==> flow/design.v <==
module pc(
    input clk,
    input reset,
    input pcwrite,
    input [7:0] next_pc,
    output reg [7:0] pc
);
    always @ (posedge clk or posedge reset) begin
        if (reset) begin
            pc <= 8'b0;
        end
        else if (pcwrite) begin
            pc <= next_pc;
        end
    end
endmodule
module IF_ID (
    input clk,
    input reset,
    input [18:0] IF_instruction,
    input IF_IDwrite,
    input [7:0] IF_pc_plus_one,
    output reg [7:0] ID_pc_plus_one,
    output reg [18:0] ID_instruction,
    output reg ID_valid
);
    always @(posedge clk or posedge reset) begin
        if (reset) begin
            ID_valid <= 1'b0;
        end
        else if (IF_IDwrite) begin
            ID_valid <= 1'b1;
        end
    end
    always @(posedge clk) begin
        if (IF_IDwrite) begin
            ID_instruction <= IF_instruction;
            ID_pc_plus_one <= IF_pc_plus_one;
        end
    end
endmodule
module control(
    input [4:0] opcode,
    input hazard,
    output reg ID_branch,
    output reg ID_regwrite,
    output reg ID_memtoreg,
    output reg ID_memread,
    output reg ID_memwrite,
    output reg ID_alusrc,
    output reg ID_aluop,
    output reg ID_regdist,
    output reg ID_branchtype,
    output reg ID_push,
    output reg ID_pop,
    output reg ID_ret,
    output reg ID_jump
);
    always @(*) begin
        ID_branch = 1'b0;
        ID_regwrite = 1'b0;
        ID_memtoreg = 1'b0;
        ID_memread = 1'b0;
        ID_memwrite = 1'b0;
        ID_alusrc = 1'b0;
        ID_aluop = 1'b0;
        ID_regdist = 1'b0;
        ID_branchtype = 1'b0;
        ID_push = 1'b0;
        ID_pop = 1'b0;
        ID_ret = 1'b0;
        ID_jump = 1'b0;
        if (!hazard) begin
            case (opcode)
                5'd0: begin
                    ID_regdist = 1'b1;
                    ID_regwrite = 1'b1;
                end
                5'd1: begin
                    ID_regdist = 1'b1;
                    ID_regwrite = 1'b1;
                end
                5'd2: begin
                    ID_jump = 1'b1;
                end
                5'd3: begin
                    ID_branch = 1'b1;
                    ID_branchtype = 1'b0;
                end
                5'd4: begin
                    ID_branch = 1'b1;
                    ID_branchtype = 1'b1;
                end
                5'd5: begin
                    ID_push = 1'b1;
                    ID_jump = 1'b1;
                    ID_regdist = 1'b1;
                    ID_regwrite = 1'b1;
                    ID_alusrc = 1'b1;
                end
                5'd6: begin
                    ID_pop = 1'b1;
                    ID_ret = 1'b1;
                    ID_regdist = 1'b1;
                    ID_regwrite = 1'b1;
                    ID_alusrc = 1'b1;
                end
                5'd7: begin
                    ID_memread = 1'b1;
                    ID_memtoreg = 1'b1;
                    ID_regwrite = 1'b1;
                    ID_alusrc = 1'b1;
                end
                5'd8: begin
                    ID_memwrite = 1'b1;
                    ID_alusrc = 1'b1;
                end
                5'd9: begin
                    ID_regwrite = 1'b1;
                end
                5'd10: begin
                    ID_regwrite = 1'b1;
                    ID_alusrc = 1'b1;
                end
                default: begin
                end
            endcase
        end
    end
endmodule
module reg_file(
    input clk,
    input reset,
    input WB_regwrite,
    input ID_push,
    input ID_pop,
    input [2:0] rs1,
    input [2:0] rs2,
    input [2:0] ws,
    input [18:0] wd,
    output reg [18:0] ID_rd1,
    output reg [18:0] ID_rd2,
    output [2:0] sp
);
    integer i;
    reg [2:0] SP;
    reg [18:0] register_file[0:7];
    assign sp = SP;
    always @(*) begin
        if (WB_regwrite && (ws == rs1))
            ID_rd1 = wd;
        else
            ID_rd1 = register_file[rs1];
        if (WB_regwrite && (ws == rs2))
            ID_rd2 = wd;
        else
            ID_rd2 = register_file[rs2];
    end
    always @(posedge clk or posedge reset) begin
        if (reset) begin
            for (i=0;i<8;i=i+1) begin
                register_file[i] <= 19'd0;
            end
            SP <= 3'd7;
        end else begin
            if (WB_regwrite) begin
                register_file[ws] <= wd;
            end
            if (ID_push) begin
                SP <= SP - 3'd1;
            end
            else if (ID_pop) begin
                SP <= SP + 3'd1;
            end
        end
    end
endmodule
module comparator (
    input [18:0] ID_rd1,
    input [18:0] ID_rd2,
    output reg zero
);
    always @(*) begin
        if (ID_rd1 == ID_rd2) begin
            zero = 1'b1;
        end
        else begin
            zero = 1'b0;
        end
    end
endmodule
module ID_EX(
    input clk,
    input reset,
    input [4:0] ID_opcode,
    input ID_regwrite,
    input ID_memtoreg,
    input ID_memread,
    input ID_memwrite,
    input ID_alusrc,
    input ID_aluop,
    input ID_regdist,
    input [7:0] ID_immediate,
    input [2:0] ID_rs,
    input [2:0] ID_rt,
    input [2:0] ID_rd,
    input [18:0] ID_rd1,
    input [18:0] ID_rd2,
    output reg [4:0] EX_opcode,
    output reg EX_regwrite,
    output reg EX_memtoreg,
    output reg EX_memread,
    output reg EX_memwrite,
    output reg EX_alusrc,
    output reg EX_aluop,
    output reg EX_regdist,
    output reg [7:0] EX_immediate,
    output reg [2:0] EX_rs,
    output reg [2:0] EX_rt,
    output reg [2:0] EX_rd,
    output reg [18:0] EX_rd1,
    output reg [18:0] EX_rd2
);
    always @(posedge clk or posedge reset) begin
        if (reset) begin
            EX_regwrite <= 1'b0;
            EX_memread <= 1'b0;
            EX_memwrite <= 1'b0;
        end
        else begin
            EX_regwrite <= ID_regwrite;
            EX_memread <= ID_memread;
            EX_memwrite <= ID_memwrite;
        end
    end
    always @(posedge clk) begin
        EX_opcode <= ID_opcode;
        EX_memtoreg <= ID_memtoreg;
        EX_alusrc <= ID_alusrc;
        EX_aluop <= ID_aluop;
        EX_regdist <= ID_regdist;
        EX_immediate <= ID_immediate;
        EX_rs <= ID_rs;
        EX_rt <= ID_rt;
        EX_rd <= ID_rd;
        EX_rd1 <= ID_rd1;
        EX_rd2 <= ID_rd2;
    end
endmodule
module alu_mux(
    input [1:0] sel,
    input [18:0] EX_data,
    input [18:0] MEM_data,
    input [18:0] WB_data,
    output reg [18:0] in
);
    always @(*) begin
        case (sel)
            2'b00 : in = EX_data;
            2'b01 : in = MEM_data;
            2'b10 : in = WB_data;
            default: in = 19'd0;
        endcase
    end
endmodule
module alu_control (
    input [4:0] opcode,
    input [4:0] funct,
    output reg [4:0] operation
);
    always @(*) begin
        case (opcode)
            5'd0: operation = funct;
            5'd1: operation = funct;
            5'd9: operation = funct;
            5'd10: operation = 5'd12;
            5'd8: operation = 5'd12;
            5'd7: operation = 5'd12;
            5'd5: operation = 5'd12;
            5'd6: operation = 5'd12;
            default: operation = 5'd0;
        endcase
    end
endmodule
module alu (
    input [18:0] in1,
    input [18:0] in2,
    input [4:0] alu_ctrl,
    output reg [18:0] EX_out
);
    always @(*) begin
        case (alu_ctrl)
            5'd0: EX_out = in1 + in2;
            5'd1: EX_out = in1 - in2;
            5'd2: EX_out = in1 * in2;
            5'd3: EX_out = (in2 == 19'd0) ? 19'd0 : in1 / in2;
            5'd4: EX_out = in1 + 1;
            5'd5: EX_out = in1 - 1;
            5'd6: EX_out = in1 & in2;
            5'd7: EX_out = in1 | in2;
            5'd8: EX_out = in1 ^ in2;
            5'd9: EX_out = ~in1;
            5'd10: EX_out = in1 ^ 19'b0011001010111010110;  
            5'd11: EX_out = in1 ^ 19'b0011001010111010110;
            5'd12: EX_out = in2;
            default: EX_out = 19'd0;
        endcase
    end
endmodule
module EX_MEM (
    input clk,
    input reset,
    input EX_regwrite,
    input EX_memtoreg,
    input EX_memread,
    input EX_memwrite,
    input [18:0] EX_out,
    input [18:0] EX_wdata,
    input [2:0] EX_rd,
    output reg MEM_regwrite,
    output reg MEM_memtoreg,
    output reg MEM_memread,
    output reg MEM_memwrite,
    output reg [18:0] MEM_out,
    output reg [18:0] MEM_wdata,
    output reg [2:0] MEM_rd
);
    always @(posedge clk or posedge reset) begin
        if (reset) begin
            MEM_regwrite <= 1'b0;
            MEM_memread <= 1'b0;
            MEM_memwrite <= 1'b0;
        end
        else begin
            MEM_regwrite <= EX_regwrite;
            MEM_memread <= EX_memread;
            MEM_memwrite <= EX_memwrite;
        end
    end
    always @(posedge clk) begin
        MEM_memtoreg <= EX_memtoreg;
        MEM_out <= EX_out;
        MEM_wdata <= EX_wdata;
        MEM_rd <= EX_rd;
    end
endmodule
module MEM_WB (
    input clk,
    input reset,
    input MEM_regwrite,
    input MEM_memtoreg,
    input [18:0] MEM_rdata,
    input [18:0] MEM_out,
    input [2:0] MEM_rd,
    output reg WB_regwrite,
    output reg WB_memtoreg,
    output reg [18:0] WB_rdata,
    output reg [18:0] WB_out,
    output reg [2:0] WB_rd
);
always @(posedge clk or posedge reset) begin
    if (reset) begin
        WB_regwrite <= 1'b0;
    end
    else begin
        WB_regwrite <= MEM_regwrite;
    end
end
always @(posedge clk) begin
    WB_memtoreg <= MEM_memtoreg;
    WB_rdata <= MEM_rdata;
    WB_out <= MEM_out;
    WB_rd <= MEM_rd;
end
endmodule
module forwarding_unit (
    input [2:0] EX_rs,
	input [2:0] EX_rt,
	input [2:0] MEM_rd,
	input [2:0] WB_rd,
	input MEM_regwrite,
	input WB_regwrite,
	output reg [1:0] mux_in1,
	output reg [1:0] mux_in2
);
    always @ (*) begin
	    mux_in1 = 2'b00;
		mux_in2 = 2'b00;
		if ((MEM_rd == EX_rs) && (MEM_regwrite)) begin
		    mux_in1 =2'b01;
		end
		if ((MEM_rd == EX_rt) && (MEM_regwrite)) begin
		    mux_in2 =2'b01;
		end
		if (((WB_rd == EX_rs) && (WB_regwrite)) && ~((MEM_rd == EX_rs) && (MEM_regwrite))) begin
            mux_in1 = 2'b10;
        end
		if (((WB_rd == EX_rt) && (WB_regwrite)) && ~((MEM_rd == EX_rt) && (MEM_regwrite))) begin
            mux_in2 = 2'b10;
        end
	end 
endmodule
module hazard_detection(
    input reset,
    input EX_memread,
    input [2:0] EX_rt,
    input [2:0] ID_rt,
    input [2:0] ID_rs,
    input ID_reads_early,
    input [2:0] ID_ra1,
    input [2:0] ID_ra2,
    input EX_regwrite,
    input [2:0] EX_dest,
    input MEM_regwrite,
    input [2:0] MEM_rd,
    output reg hazard,
    output reg IF_IDwrite,
    output reg PCwrite
);
    wire early_hazard;
    assign early_hazard = ID_reads_early &&
        ((EX_regwrite && ((EX_dest == ID_ra1) || (EX_dest == ID_ra2))) ||
         (MEM_regwrite && ((MEM_rd == ID_ra1) || (MEM_rd == ID_ra2))));
    always @ (*) begin
        if (reset) begin
            hazard = 1'b0;
            IF_IDwrite = 1'b1;
            PCwrite = 1'b1;
        end
        else if ((EX_memread && ((EX_rt == ID_rt) || (EX_rt == ID_rs))) || early_hazard) begin
            hazard = 1'b1;
            IF_IDwrite = 1'b0;
            PCwrite = 1'b0;
        end
        else begin
            hazard = 1'b0;
            IF_IDwrite = 1'b1;
            PCwrite = 1'b1;
        end
    end
endmodule
module cpu(
    input clk,
    input reset,
    output [7:0] imem_addr,
    input [18:0] imem_data,
    output [7:0] dmem_addr,
    output [18:0] dmem_wdata,
    output dmem_we,
    input [18:0] dmem_rdata,
    output rf_we,
    output [2:0] rf_waddr,
    output [18:0] rf_wdata
);
    wire [7:0] ret_mux_pc;
    wire [7:0] pc;
    wire pcwrite;
    wire IF_IDwrite;
    wire hazard;
    wire WB_regwrite;
    pc pc_cpu (
        .clk(clk),
        .reset(reset),
        .pcwrite(pcwrite),
        .next_pc(ret_mux_pc),
        .pc(pc)
    );
    wire [18:0] IF_instruction;
    assign imem_addr = pc;
    assign IF_instruction = imem_data;
    wire [7:0] IF_pc_plus_one;
    assign IF_pc_plus_one = pc + 8'd1;
    wire [7:0] ID_pc_plus_one;
    wire [18:0] ID_instruction;
    wire ID_valid;
    wire branch_signal;
    IF_ID IF_ID_cpu (
        .clk(clk),
        .reset(reset),
        .IF_instruction(IF_instruction),
        .IF_IDwrite(IF_IDwrite),
        .IF_pc_plus_one(IF_pc_plus_one),
        .ID_pc_plus_one(ID_pc_plus_one),
        .ID_instruction(ID_instruction),
        .ID_valid(ID_valid)
    );
    wire ID_branch, ID_regwrite, ID_memtoreg, ID_memread, ID_memwrite, ID_alusrc, ID_aluop;
    wire ID_regdist, ID_branchtype, ID_push, ID_pop, ID_ret, ID_jump;
    control control_cpu(
        .opcode(ID_instruction[18:14]),
        .hazard(hazard | ~ID_valid),
        .ID_branch(ID_branch),
        .ID_regwrite(ID_regwrite),
        .ID_memtoreg(ID_memtoreg),
        .ID_memread(ID_memread),
        .ID_memwrite(ID_memwrite),
        .ID_alusrc(ID_alusrc),
        .ID_aluop(ID_aluop),
        .ID_regdist(ID_regdist),
        .ID_branchtype(ID_branchtype),
        .ID_push(ID_push),
        .ID_pop(ID_pop),
        .ID_ret(ID_ret),
        .ID_jump(ID_jump)
    );
    wire [18:0] wd;
    wire [18:0] ID_rd1, ID_rd2;
    wire [2:0] ws;
    wire [2:0] sp;
    wire ID_is_ret = (ID_instruction[18:14] == 5'd6);
    wire ID_is_call = (ID_instruction[18:14] == 5'd5);
    wire [2:0] ID_ra1 = ID_is_ret ? (sp + 3'd1) : ID_instruction[13:11];
    wire [2:0] ID_ra2 = ID_instruction[10:8];
    reg_file reg_file_cpu(
        .clk(clk),
        .reset(reset),
        .WB_regwrite(WB_regwrite),
        .ID_push(ID_push),
        .ID_pop(ID_pop),
        .rs1(ID_ra1),
        .rs2(ID_ra2),
        .ws(ws),
        .wd(wd),
        .ID_rd1(ID_rd1),
        .ID_rd2(ID_rd2),
        .sp(sp)
    );
    wire zero;
    comparator comparator_cpu(
        .ID_rd1(ID_rd1),
        .ID_rd2(ID_rd2),
        .zero(zero)
    );
    wire zero_flag;
    assign zero_flag = (ID_branchtype) ? ~zero : zero;
    assign branch_signal = ID_branch && zero_flag;
    wire [7:0] branch_mux_pc;
    assign branch_mux_pc = (branch_signal) ? ID_instruction[7:0] : IF_pc_plus_one;
    wire [7:0] jump_mux_pc;
    assign jump_mux_pc = (ID_jump) ? ID_instruction[7:0] : branch_mux_pc;
    assign ret_mux_pc = (ID_ret) ? ID_rd1[7:0] : jump_mux_pc;
    wire [7:0] ID_immediate = ID_is_call ? ID_pc_plus_one :
                              (ID_is_ret ? 8'd0 : ID_instruction[7:0]);
    wire [2:0] ID_rd = ID_is_call ? sp :
                       (ID_is_ret ? (sp + 3'd1) : ID_instruction[7:5]);
    wire EX_regwrite, EX_memtoreg, EX_memread, EX_memwrite, EX_alusrc, EX_aluop, EX_regdist;
    wire [7:0] EX_immediate;
    wire [2:0] EX_rs, EX_rt, EX_rd;
    wire [18:0] EX_rd1, EX_rd2;
    wire [4:0] EX_opcode;
    ID_EX ID_EX_cpu(
        .clk(clk),
        .reset(reset),
        .ID_opcode(ID_instruction[18:14]),
        .ID_regwrite(ID_regwrite),
        .ID_memtoreg(ID_memtoreg),
        .ID_memread(ID_memread),
        .ID_memwrite(ID_memwrite),
        .ID_alusrc(ID_alusrc),
        .ID_aluop(ID_aluop),
        .ID_regdist(ID_regdist),
        .ID_immediate(ID_immediate),
        .ID_rs(ID_instruction[13:11]),
        .ID_rt(ID_instruction[10:8]),
        .ID_rd(ID_rd),
        .ID_rd1(ID_rd1),
        .ID_rd2(ID_rd2),
        .EX_opcode(EX_opcode),
        .EX_regwrite(EX_regwrite),
        .EX_memtoreg(EX_memtoreg),
        .EX_memread(EX_memread),
        .EX_memwrite(EX_memwrite),
        .EX_alusrc(EX_alusrc),
        .EX_aluop(EX_aluop),
        .EX_regdist(EX_regdist),
        .EX_immediate(EX_immediate),
        .EX_rs(EX_rs),
        .EX_rt(EX_rt),
        .EX_rd(EX_rd),
        .EX_rd1(EX_rd1),
        .EX_rd2(EX_rd2)
    );
    wire [1:0] sel1, sel2;
    wire [18:0] in1, EX_in2_mux, in2;
    wire [18:0] MEM_out;
    alu_mux alu_mux_in1(
        .sel(sel1),
        .EX_data(EX_rd1),
        .MEM_data(MEM_out),
        .WB_data(wd),
        .in(in1)
    );
    alu_mux alu_mux_in2(
        .sel(sel2),
        .EX_data(EX_rd2),
        .MEM_data(MEM_out),
        .WB_data(wd),
        .in(EX_in2_mux)
    );
    wire [18:0] extended_EX_immediate;
    assign extended_EX_immediate = { 11'b0, EX_immediate};
    assign in2 = (EX_alusrc) ? extended_EX_immediate : EX_in2_mux;
    wire [4:0] alu_ctrl;
    alu_control alu_control_cpu(
        .opcode(EX_opcode),
        .funct(EX_immediate[4:0]),
        .operation(alu_ctrl)
    );
    wire [18:0] EX_out;
    alu alu_cpu(
        .in1(in1),
        .in2(in2),
        .alu_ctrl(alu_ctrl),
        .EX_out(EX_out)
    );
    wire [2:0] EX_rd_muxed;
    assign EX_rd_muxed = (EX_regdist) ? EX_rd : EX_rt;
    wire MEM_regwrite, MEM_memtoreg, MEM_memread, MEM_memwrite;
    wire [18:0] MEM_wdata;
    wire [2:0] MEM_rd;
    EX_MEM EX_MEM_cpu (
        .clk(clk),
        .reset(reset),
        .EX_regwrite(EX_regwrite),
        .EX_memtoreg(EX_memtoreg),
        .EX_memread(EX_memread),
        .EX_memwrite(EX_memwrite),
        .EX_out(EX_out),
        .EX_wdata(EX_in2_mux),
        .EX_rd(EX_rd_muxed),
        .MEM_regwrite(MEM_regwrite),
        .MEM_memtoreg(MEM_memtoreg),
        .MEM_memread(MEM_memread),
        .MEM_memwrite(MEM_memwrite),
        .MEM_out(MEM_out),
        .MEM_wdata(MEM_wdata),
        .MEM_rd(MEM_rd)
    );
    wire [18:0] MEM_rdata;
    assign dmem_addr = MEM_out[7:0];
    assign dmem_wdata = MEM_wdata;
    assign dmem_we = MEM_memwrite;
    assign MEM_rdata = dmem_rdata;
    wire WB_memtoreg;
    wire [18:0] WB_rdata, WB_out;
    wire [2:0] WB_rd;
    MEM_WB MEM_WB_cpu(
        .clk(clk),
        .reset(reset),
        .MEM_regwrite(MEM_regwrite),
        .MEM_memtoreg(MEM_memtoreg),
        .MEM_rdata(MEM_rdata),
        .MEM_out(MEM_out),
        .MEM_rd(MEM_rd),
        .WB_regwrite(WB_regwrite),
        .WB_memtoreg(WB_memtoreg),
        .WB_rdata(WB_rdata),
        .WB_out(WB_out),
        .WB_rd(WB_rd)
    );
    assign ws = WB_rd;
    assign wd = (WB_memtoreg) ? WB_rdata : WB_out;
    assign rf_we = WB_regwrite;
    assign rf_waddr = WB_rd;
    assign rf_wdata = wd;
    forwarding_unit forwarding_unit_cpu(
        .EX_rs(EX_rs),
        .EX_rt(EX_rt),
        .MEM_rd(MEM_rd),
        .WB_rd(WB_rd),
        .MEM_regwrite(MEM_regwrite),
        .WB_regwrite(WB_regwrite),
        .mux_in1(sel1),
        .mux_in2(sel2)
    );
    wire ID_reads_early = ID_valid && ((ID_instruction[18:14] == 5'd3) ||
                          (ID_instruction[18:14] == 5'd4) || ID_is_ret);
    hazard_detection hazard_detection_cpu(
        .reset(reset),
        .EX_memread(EX_memread),
        .EX_rt(EX_rt),
        .ID_rs(ID_instruction[13:11]),
        .ID_rt(ID_instruction[10:8]),
        .ID_reads_early(ID_reads_early),
        .ID_ra1(ID_ra1),
        .ID_ra2(ID_ra2),
        .EX_regwrite(EX_regwrite),
        .EX_dest(EX_rd_muxed),
        .MEM_regwrite(MEM_regwrite),
        .MEM_rd(MEM_rd),
        .hazard(hazard),
        .IF_IDwrite(IF_IDwrite),
        .PCwrite(pcwrite)
    );
endmodule
# From RTL to reports: cpu
# Module cpu before and after one edit of its RTL, step after step.
# Lines under "orig" count in the file above, lines under "edited" in the edited file.
# "delta" is "edited" less "orig", of the values as shown.
# Library cell names are shortened.
# Not given: -
# setup
design,cpu
clk_port,clk
lib,sky130hd
corner,tt_025C_1v80

# The edit
# Unified diff, file above to edited file.
# The edited RTL no longer does the same as the RTL above: the edit was made by script, with no optimisation intended.
# begin of diff
@@ -664,14 +664,6 @@
     assign rf_waddr = WB_rd;
     assign rf_wdata = wd;
-    forwarding_unit forwarding_unit_cpu(
-        .EX_rs(EX_rs),
-        .EX_rt(EX_rt),
-        .MEM_rd(MEM_rd),
-        .WB_rd(WB_rd),
-        .MEM_regwrite(MEM_regwrite),
-        .WB_regwrite(WB_regwrite),
-        .mux_in1(sel1),
-        .mux_in2(sel2)
-    );
+    assign sel1 = 0;
+    assign sel2 = 0;
     wire ID_reads_early = ID_valid && ((ID_instruction[18:14] == 5'd3) ||
                           (ID_instruction[18:14] == 5'd4) || ID_is_ret);
# end of diff

# After elaboration
# Yosys after proc, flatten, opt, wreduce and memory -nomap, before mapping. Print and check cells are not counted. Equal cells are merged and count once.
# Yosys's memory passes give these memory sizes; they may raise the number of words (mostly to a power of two), join words into wider ones and drop unused or constant bits.
# classes
item,orig,edited,delta
reduce_and_logical,42,34,-8
addsub,7,7,0
n_eq,61,53,-8
mux,43,37,-6
n_mul,1,1,0
bitwise,10,8,-2
n_div,1,1,0
# ops
cell,orig,edited,delta
1-bit logical AND,14,8,-6
3-bit == test,12,8,-4
1-bit 2-to-1 mux,17,15,-2
1-bit NOT,4,2,-2
2-bit by 1-bit == test with 1-bit output with constant B,2,0,-2
2-bit == test with constant B,2,0,-2
2-bit zero test,2,0,-2
2-bit 2-to-1 mux,2,0,-2
19-bit case mux with 3-bit select,2,0,-2
# Operator kinds equal on both sides are left out: 40.
# word_totals
item,orig,edited,delta
clocked_rd_ports_x_width,12,12,0
register_bits,344,341,-3
in_bits,40,40,0
output_inout_bits,59,59,0
memories,1,1,0
wordCells,203,178,-25
rom_bits,192,192,0
# mem_list
item,orig,edited
mem_shapes,16x12 r1 w0,16x12 r1 w0

# Depth
# Yosys ltp: most cells in a row. Word level: on the elaborated netlist, between registers, memories and ports. Mapped: between sequential cells and ports; inverters and the memories' decode and read muxes count.
# depth
item,orig,edited,delta
depth_word,17,17,0
ABC_AREA,0,0,-
mapped_depth,211,184,-27
mapped_depth_nobuf,194,165,-29

# Mapped cells and area
# Yosys stat after the flow's synthesis: flattened, memories mapped to cells. It holds for the ABC_AREA given above (unset counts as 0); a run with the other value may have another netlist.
# by_type
type,orig,edited,delta
nand2_1,394,306,-88
o21ai_0,309,269,-40
nand3_1,108,73,-35
nor2_1,439,471,32
a22oi_1,17,49,32
xnor2_1,142,115,-27
clkbuf_1,185,160,-25
buf_2,7,27,20
mux2_2,58,40,-18
a21oi_1,250,266,16
xor2_1,44,60,16
o221ai_1,38,22,-16
nor2b_1,20,32,12
and2_1,38,27,-11
nand2b_1,30,41,11
o2111ai_1,6,17,11
buf_1,20,10,-10
a31o_2,6,16,10
# Cell types equal on both sides are left out: 13.
# The list need not be complete.
# mapped
item,orig,edited,delta
seqArea_mm2,0.0082116,0.0081516,-0.0000600
mapped_area_mm2,0.0335734,0.0331543,-0.0004191
stdcells,4131,4029,-102
buffers,224,212,-12
ff_cells,354,351,-3
# The figures by module come from a second, unflattened synthesis with its own total; it is not the netlist above.
# unflattened
item,orig,edited,delta
cells_unflattened,3844,3817,-27
area_unflattened_mm2,0.0343467,0.0339813,-0.0003654
# Each row is one instance without its submodules.
# modules_orig
module,seq_area_mm2,mod_area_mm2,n_cells,instances
alu,0,0.0182125,2491,1
reg_file,0.0038825,0.0089986,802,1
ID_EX,0.0013563,0.0013601,68,1
cpu,0,0.0010185,132,1
EX_MEM,0.0009159,0.0009196,46,1
MEM_WB,0.0008658,0.0008696,44,1
IF_ID,0.0008358,0.0008458,30,1
alu_mux,0,0.0004154,45,2
pc,0.0002002,0.0003353,18,1
control,0,0.000269,35,1
hazard_detection,0,0.0002415,32,1
comparator,0,0.0002102,25,1
forwarding_unit,0,0.0001526,18,1
alu_control,0,0.0000826,13,1
# modules_edited
module,seq_area_mm2,mod_area_mm2,n_cells,instances
alu,0,0.017996,2481,1
reg_file,0.0038825,0.0089986,802,1
ID_EX,0.0013563,0.0013601,68,1
cpu,0,0.0010222,133,1
EX_MEM,0.0009159,0.0009196,46,1
MEM_WB,0.0008658,0.0008696,44,1
IF_ID,0.0008358,0.0008458,30,1
alu_mux,0,0.0004154,45,2
pc,0.0002002,0.0003353,18,1
control,0,0.000269,35,1
hazard_detection,0,0.0002415,32,1
comparator,0,0.0002102,25,1
alu_control,0,0.0000826,13,1

# Worst setup path after synthesis
# OpenSTA on the mapped netlist: ideal clock, no wires. The path of least setup slack (recovery checks aside). Input and output delay are each 20% of the period. Register names are those of the netlist, which keeps one name where synthesis merged equal registers.
# synth_timing
item,orig,edited,delta
kind,reg-to-reg,reg-to-reg,-
start,reg MEM_WB_cpu.WB_memtoreg,reg ID_EX_cpu.EX_alusrc,-
end,reg EX_MEM_cpu.MEM_out[0],reg EX_MEM_cpu.MEM_out[0],-
n_path_buf,19,23,4
arrival_time_ns,41.268,35.864,-5.404
t_first_pin_ns,0.000,0.000,0.000
period_ns,38.0,38.0,0.0
setup_ns,0.140,0.137,-0.003
path_delay_ns,41.408,36.001,-5.407
slack_ns,-3.408,1.999,5.407
driving_pins,204,169,-35
required_ns,37.860,37.863,0.003
period_less_setup_slack_ns,41.408,36.001,-5.407
# "path_delay_ns" = arrival - input delay + setup time.
# "driving_pins": output pins that drive a net of the path, with the launching flip-flop's if there is one; two outputs of one cell count as two.
# "period_less_setup_slack_ns" = period - worst setup slack (recovery checks aside). The figure is calculated, with input and output delays left at 20% of the set period.
# The rows between start and end are the longest chain of elaborated cells between them; the timing report does not say that the signal goes this way. Where chains are equally long, one stands for them.
# Each line given opens the expression or statement behind the cell; cells for indexed reads and writes are added by Yosys, which also makes memories of some case tables.
# synth_via_orig
cell_sequence,dfxtp_1 -> buf_2 -> buf_2 -> mux2i_1 -> clkbuf_1 -> nor2_1 -> a21oi_1 -> o21ai_0 -> nor2_1 -> a21o_1 -> clkbuf_1 -> buf_1 -> ha_1 -> or2_2 -> nand3_1 -> nor2_1 -> mux2i_1 -> ha_1 -> [168 not listed] -> o21ai_1 -> clkbuf_1 -> mux2i_1 -> ha_1 -> nor2b_1 -> o21a_1 -> o21a_1 -> o21a_1 -> o21ai_0 -> nand2b_1 -> a21oi_1 -> o21a_1 -> o21ai_0 -> a211o_1 -> a21o_1 -> a21o_1 -> a21oi_1 -> o221ai_1
elab_chain_cells,6
cone_cells,17
cone_lines,14
classes_between,add/sub: 4; mul: 1; div: 1; mux: 6; logic: 4; reduce/logical: 1
# synth_lines_orig
item,line_no,rtl
start: declaration,356,"output reg WB_memtoreg,"
start: assignment,370,WB_memtoreg <= MEM_memtoreg;
19-bit 2-to-1 mux,662,assign wd = (WB_memtoreg) ? WB_rdata : WB_out;
19-bit case mux with 3-bit select,258,case (sel)
19-bit 2-to-1 mux,602,assign in2 = (EX_alusrc) ? extended_EX_immediate : EX_in2_mux;
19-bit by 19-bit divider with 19-bit output,296,5'd3: EX_out = (in2 == 19'd0) ? 19'd0 : in1 / in2;
19-bit 2-to-1 mux,296,
19-bit case mux with 12-bit select,292,case (alu_ctrl)
end: assignment,342,MEM_out <= EX_out;
end: declaration,324,"output reg [18:0] MEM_out,"
# Some nets on the timed path still bear RTL names; the line given drives or declares the net.
# synth_named_nets_orig
signal,line_no
EX_MEM_cpu.EX_wdata[0],258
# synth_via_edited
cell_sequence,dfxtp_1 -> buf_4 -> buf_4 -> buf_2 -> mux2i_1 -> clkbuf_1 -> ha_1 -> o211ai_1 -> nand2_1 -> o21ai_0 -> ha_1 -> or3_1 -> a32o_1 -> a32o_1 -> ha_1 -> a21oi_1 -> nand2_1 -> o2111a_1 -> [133 not listed] -> o21ai_0 -> a41oi_1 -> clkbuf_1 -> clkbuf_1 -> o21ai_0 -> ha_1 -> nor2b_1 -> o21a_1 -> o21a_1 -> o21a_1 -> o21a_1 -> o21a_1 -> o21a_1 -> o21ai_0 -> a21oi_1 -> a221o_1 -> a21oi_1 -> o21ai_0
elab_chain_cells,4
cone_cells,11
cone_lines,9
classes_between,add/sub: 2; mul: 1; div: 1; mux: 3; logic: 3; reduce/logical: 1
# synth_lines_edited
item,line_no,rtl
start: declaration,214,"output reg EX_alusrc,"
start: assignment,239,EX_alusrc <= ID_alusrc;
19-bit 2-to-1 mux,602,assign in2 = (EX_alusrc) ? extended_EX_immediate : EX_in2_mux;
19-bit by 19-bit divider with 19-bit output,296,5'd3: EX_out = (in2 == 19'd0) ? 19'd0 : in1 / in2;
19-bit 2-to-1 mux,296,
19-bit case mux with 12-bit select,292,case (alu_ctrl)
end: assignment,342,MEM_out <= EX_out;
end: declaration,324,"output reg [18:0] MEM_out,"

# Path in the finished layout
# Path of least setup slack in the final report of the runs of pair A (OpenROAD, finished layout, wires in). Where an end is a register, its clock arrival counts in the times.
# layout_timing
item,orig,edited,delta
kind,reg-to-reg,reg-to-reg,-
start,reg MEM_WB_cpu.WB_rd[1],reg ID_EX_cpu.EX_alusrc,-
end,reg EX_MEM_cpu.MEM_out[0],reg EX_MEM_cpu.MEM_out[0],-
slack_ns,0.80,2.33,1.53
t_first_pin_ns,0.57,0.55,-0.02
n_path_buf,9,8,-1
arrival_time_ns,36.62,35.12,-1.50
driving_pins,186,158,-28
required_ns,37.43,37.45,0.02
period_ns,37.0,37.0,0.0
setup_ns,0.14,0.14,0.00
# The rows between start and end are the longest chain of elaborated cells between them; the timing report does not say that the signal goes this way. Where chains are equally long, one stands for them.
# layout_via_orig
cell_sequence,dfxtp_4 -> xor2_4 -> buf_4 -> o41a_1 -> mux2i_1 -> nand3_1 -> o31ai_2 -> buf_4 -> nand4_1 -> nor2_2 -> mux2i_1 -> ha_1 -> o21a_1 -> o21ai_1 -> or3_4 -> or2_4 -> mux2i_1 -> ha_1 -> [150 not listed] -> o21a_1 -> o21ai_4 -> mux2i_1 -> ha_1 -> nor2b_1 -> o21a_1 -> o21a_1 -> o21a_1 -> o21ai_1 -> nand2b_1 -> a21oi_2 -> o21a_1 -> o21ai_1 -> a211o_1 -> a21o_1 -> a21o_1 -> a21oi_2 -> o221ai_2
elab_chain_cells,10
cone_cells,30
cone_lines,15
classes_between,add/sub: 4; mul: 1; div: 1; eq/ne: 6; mux: 7; logic: 4; reduce/logical: 7
# layout_lines_orig
item,line_no,rtl
start: declaration,359,output reg [2:0] WB_rd
start: assignment,373,WB_rd <= MEM_rd;
3-bit == test,398,if (((WB_rd == EX_rt) && (WB_regwrite)) && ~((MEM_rd == EX_rt) && (MEM_regwrite))) begin
1-bit logical AND (2 in a row),398,
2-bit 2-to-1 mux,398,
2-bit == test,258,case (sel)
19-bit case mux with 3-bit select,258,
19-bit 2-to-1 mux,602,assign in2 = (EX_alusrc) ? extended_EX_immediate : EX_in2_mux;
19-bit by 19-bit divider with 19-bit output,296,5'd3: EX_out = (in2 == 19'd0) ? 19'd0 : in1 / in2;
19-bit 2-to-1 mux,296,
19-bit case mux with 12-bit select,292,case (alu_ctrl)
end: assignment,342,MEM_out <= EX_out;
end: declaration,324,"output reg [18:0] MEM_out,"
# layout_via_edited
cell_sequence,dfxtp_4 -> buf_12 -> or3_1 -> a22oi_2 -> nand3_2 -> nor2_2 -> o211ai_1 -> nand2_1 -> o21ai_0 -> ha_1 -> or3_1 -> a32o_1 -> a32o_1 -> ha_1 -> o211ai_1 -> a22oi_2 -> a31o_2 -> and2_1 -> [122 not listed] -> a211o_1 -> o21ai_2 -> a41oi_2 -> nand2_1 -> o21ai_0 -> ha_1 -> nor2b_1 -> o21a_1 -> o21a_1 -> o21a_1 -> o21a_1 -> o21a_1 -> o21a_1 -> o21ai_0 -> a21oi_1 -> a221o_1 -> a21oi_1 -> o21ai_0
elab_chain_cells,4
cone_cells,11
cone_lines,9
classes_between,add/sub: 2; mul: 1; div: 1; mux: 3; logic: 3; reduce/logical: 1
# layout_lines_edited
item,line_no,rtl
start: declaration,214,"output reg EX_alusrc,"
start: assignment,239,EX_alusrc <= ID_alusrc;
19-bit 2-to-1 mux,602,assign in2 = (EX_alusrc) ? extended_EX_immediate : EX_in2_mux;
19-bit by 19-bit divider with 19-bit output,296,5'd3: EX_out = (in2 == 19'd0) ? 19'd0 : in1 / in2;
19-bit 2-to-1 mux,296,
19-bit case mux with 12-bit select,292,case (alu_ctrl)
end: assignment,342,MEM_out <= EX_out;
end: declaration,324,"output reg [18:0] MEM_out,"

# Flow runs
# Runs of the flow (Yosys, OpenROAD) on both versions; the two runs of a pair have the same settings. The constraints put input and output delay at 20% of the set period each and load the outputs with 0.01 pF.
# settings_pair_A
period_ns,37.0
CAP_MARGIN,20
CORE_MARGIN,2
CORE_UTILIZATION,40
SLEW_MARGIN,20
# measured_pair_A
item,orig,edited,delta
ws_hold_ns,0.325,0.303,-0.022
worst_setup_slack_ns,0.800,2.330,1.530
finalCellArea_mm2,0.0403062,0.0376011,-0.0027051
period_reached_ns,36.200,34.670,-1.530
dieArea_mm2,0.0862685,0.0852056,-0.0010629
final_util_frac,0.483,0.458,-0.025
total_negative_slack_ns,0.000,0.000,0.000
yosys_chip_area_mm2,0.0335734,0.0331543,-0.0004191
# settings_pair_B
CORE_UTILIZATION,58
CTS_CLUSTER_DIAMETER,58
GPL_ROUTABILITY_DRIVEN,1
MAX_ROUTING_LAYER,met5
PLACE_DENSITY_LB_ADDON,0.22
SETUP_SLACK_MARGIN,-2.0
SLEW_MARGIN,30
TNS_END_PERCENT,35
period_ns,47.4
CAP_MARGIN,20
CORE_MARGIN,2
# measured_pair_B
item,orig,edited,delta
ws_hold_ns,0.328,0.327,-0.001
worst_setup_slack_ns,1.871,6.496,4.625
finalCellArea_mm2,0.0369955,0.036191,-0.0008045
period_reached_ns,45.529,40.904,-4.625
dieArea_mm2,0.0598267,0.0590903,-0.0007364
final_util_frac,0.644,0.641,-0.003
total_negative_slack_ns,0.000,0.000,0.000
yosys_chip_area_mm2,0.0335734,0.0331543,-0.0004191
# "period_reached_ns": clock period set for the run, less the worst setup slack. It is reckoned from that one timing run; input and output delays stay at 20% of the period that was set.
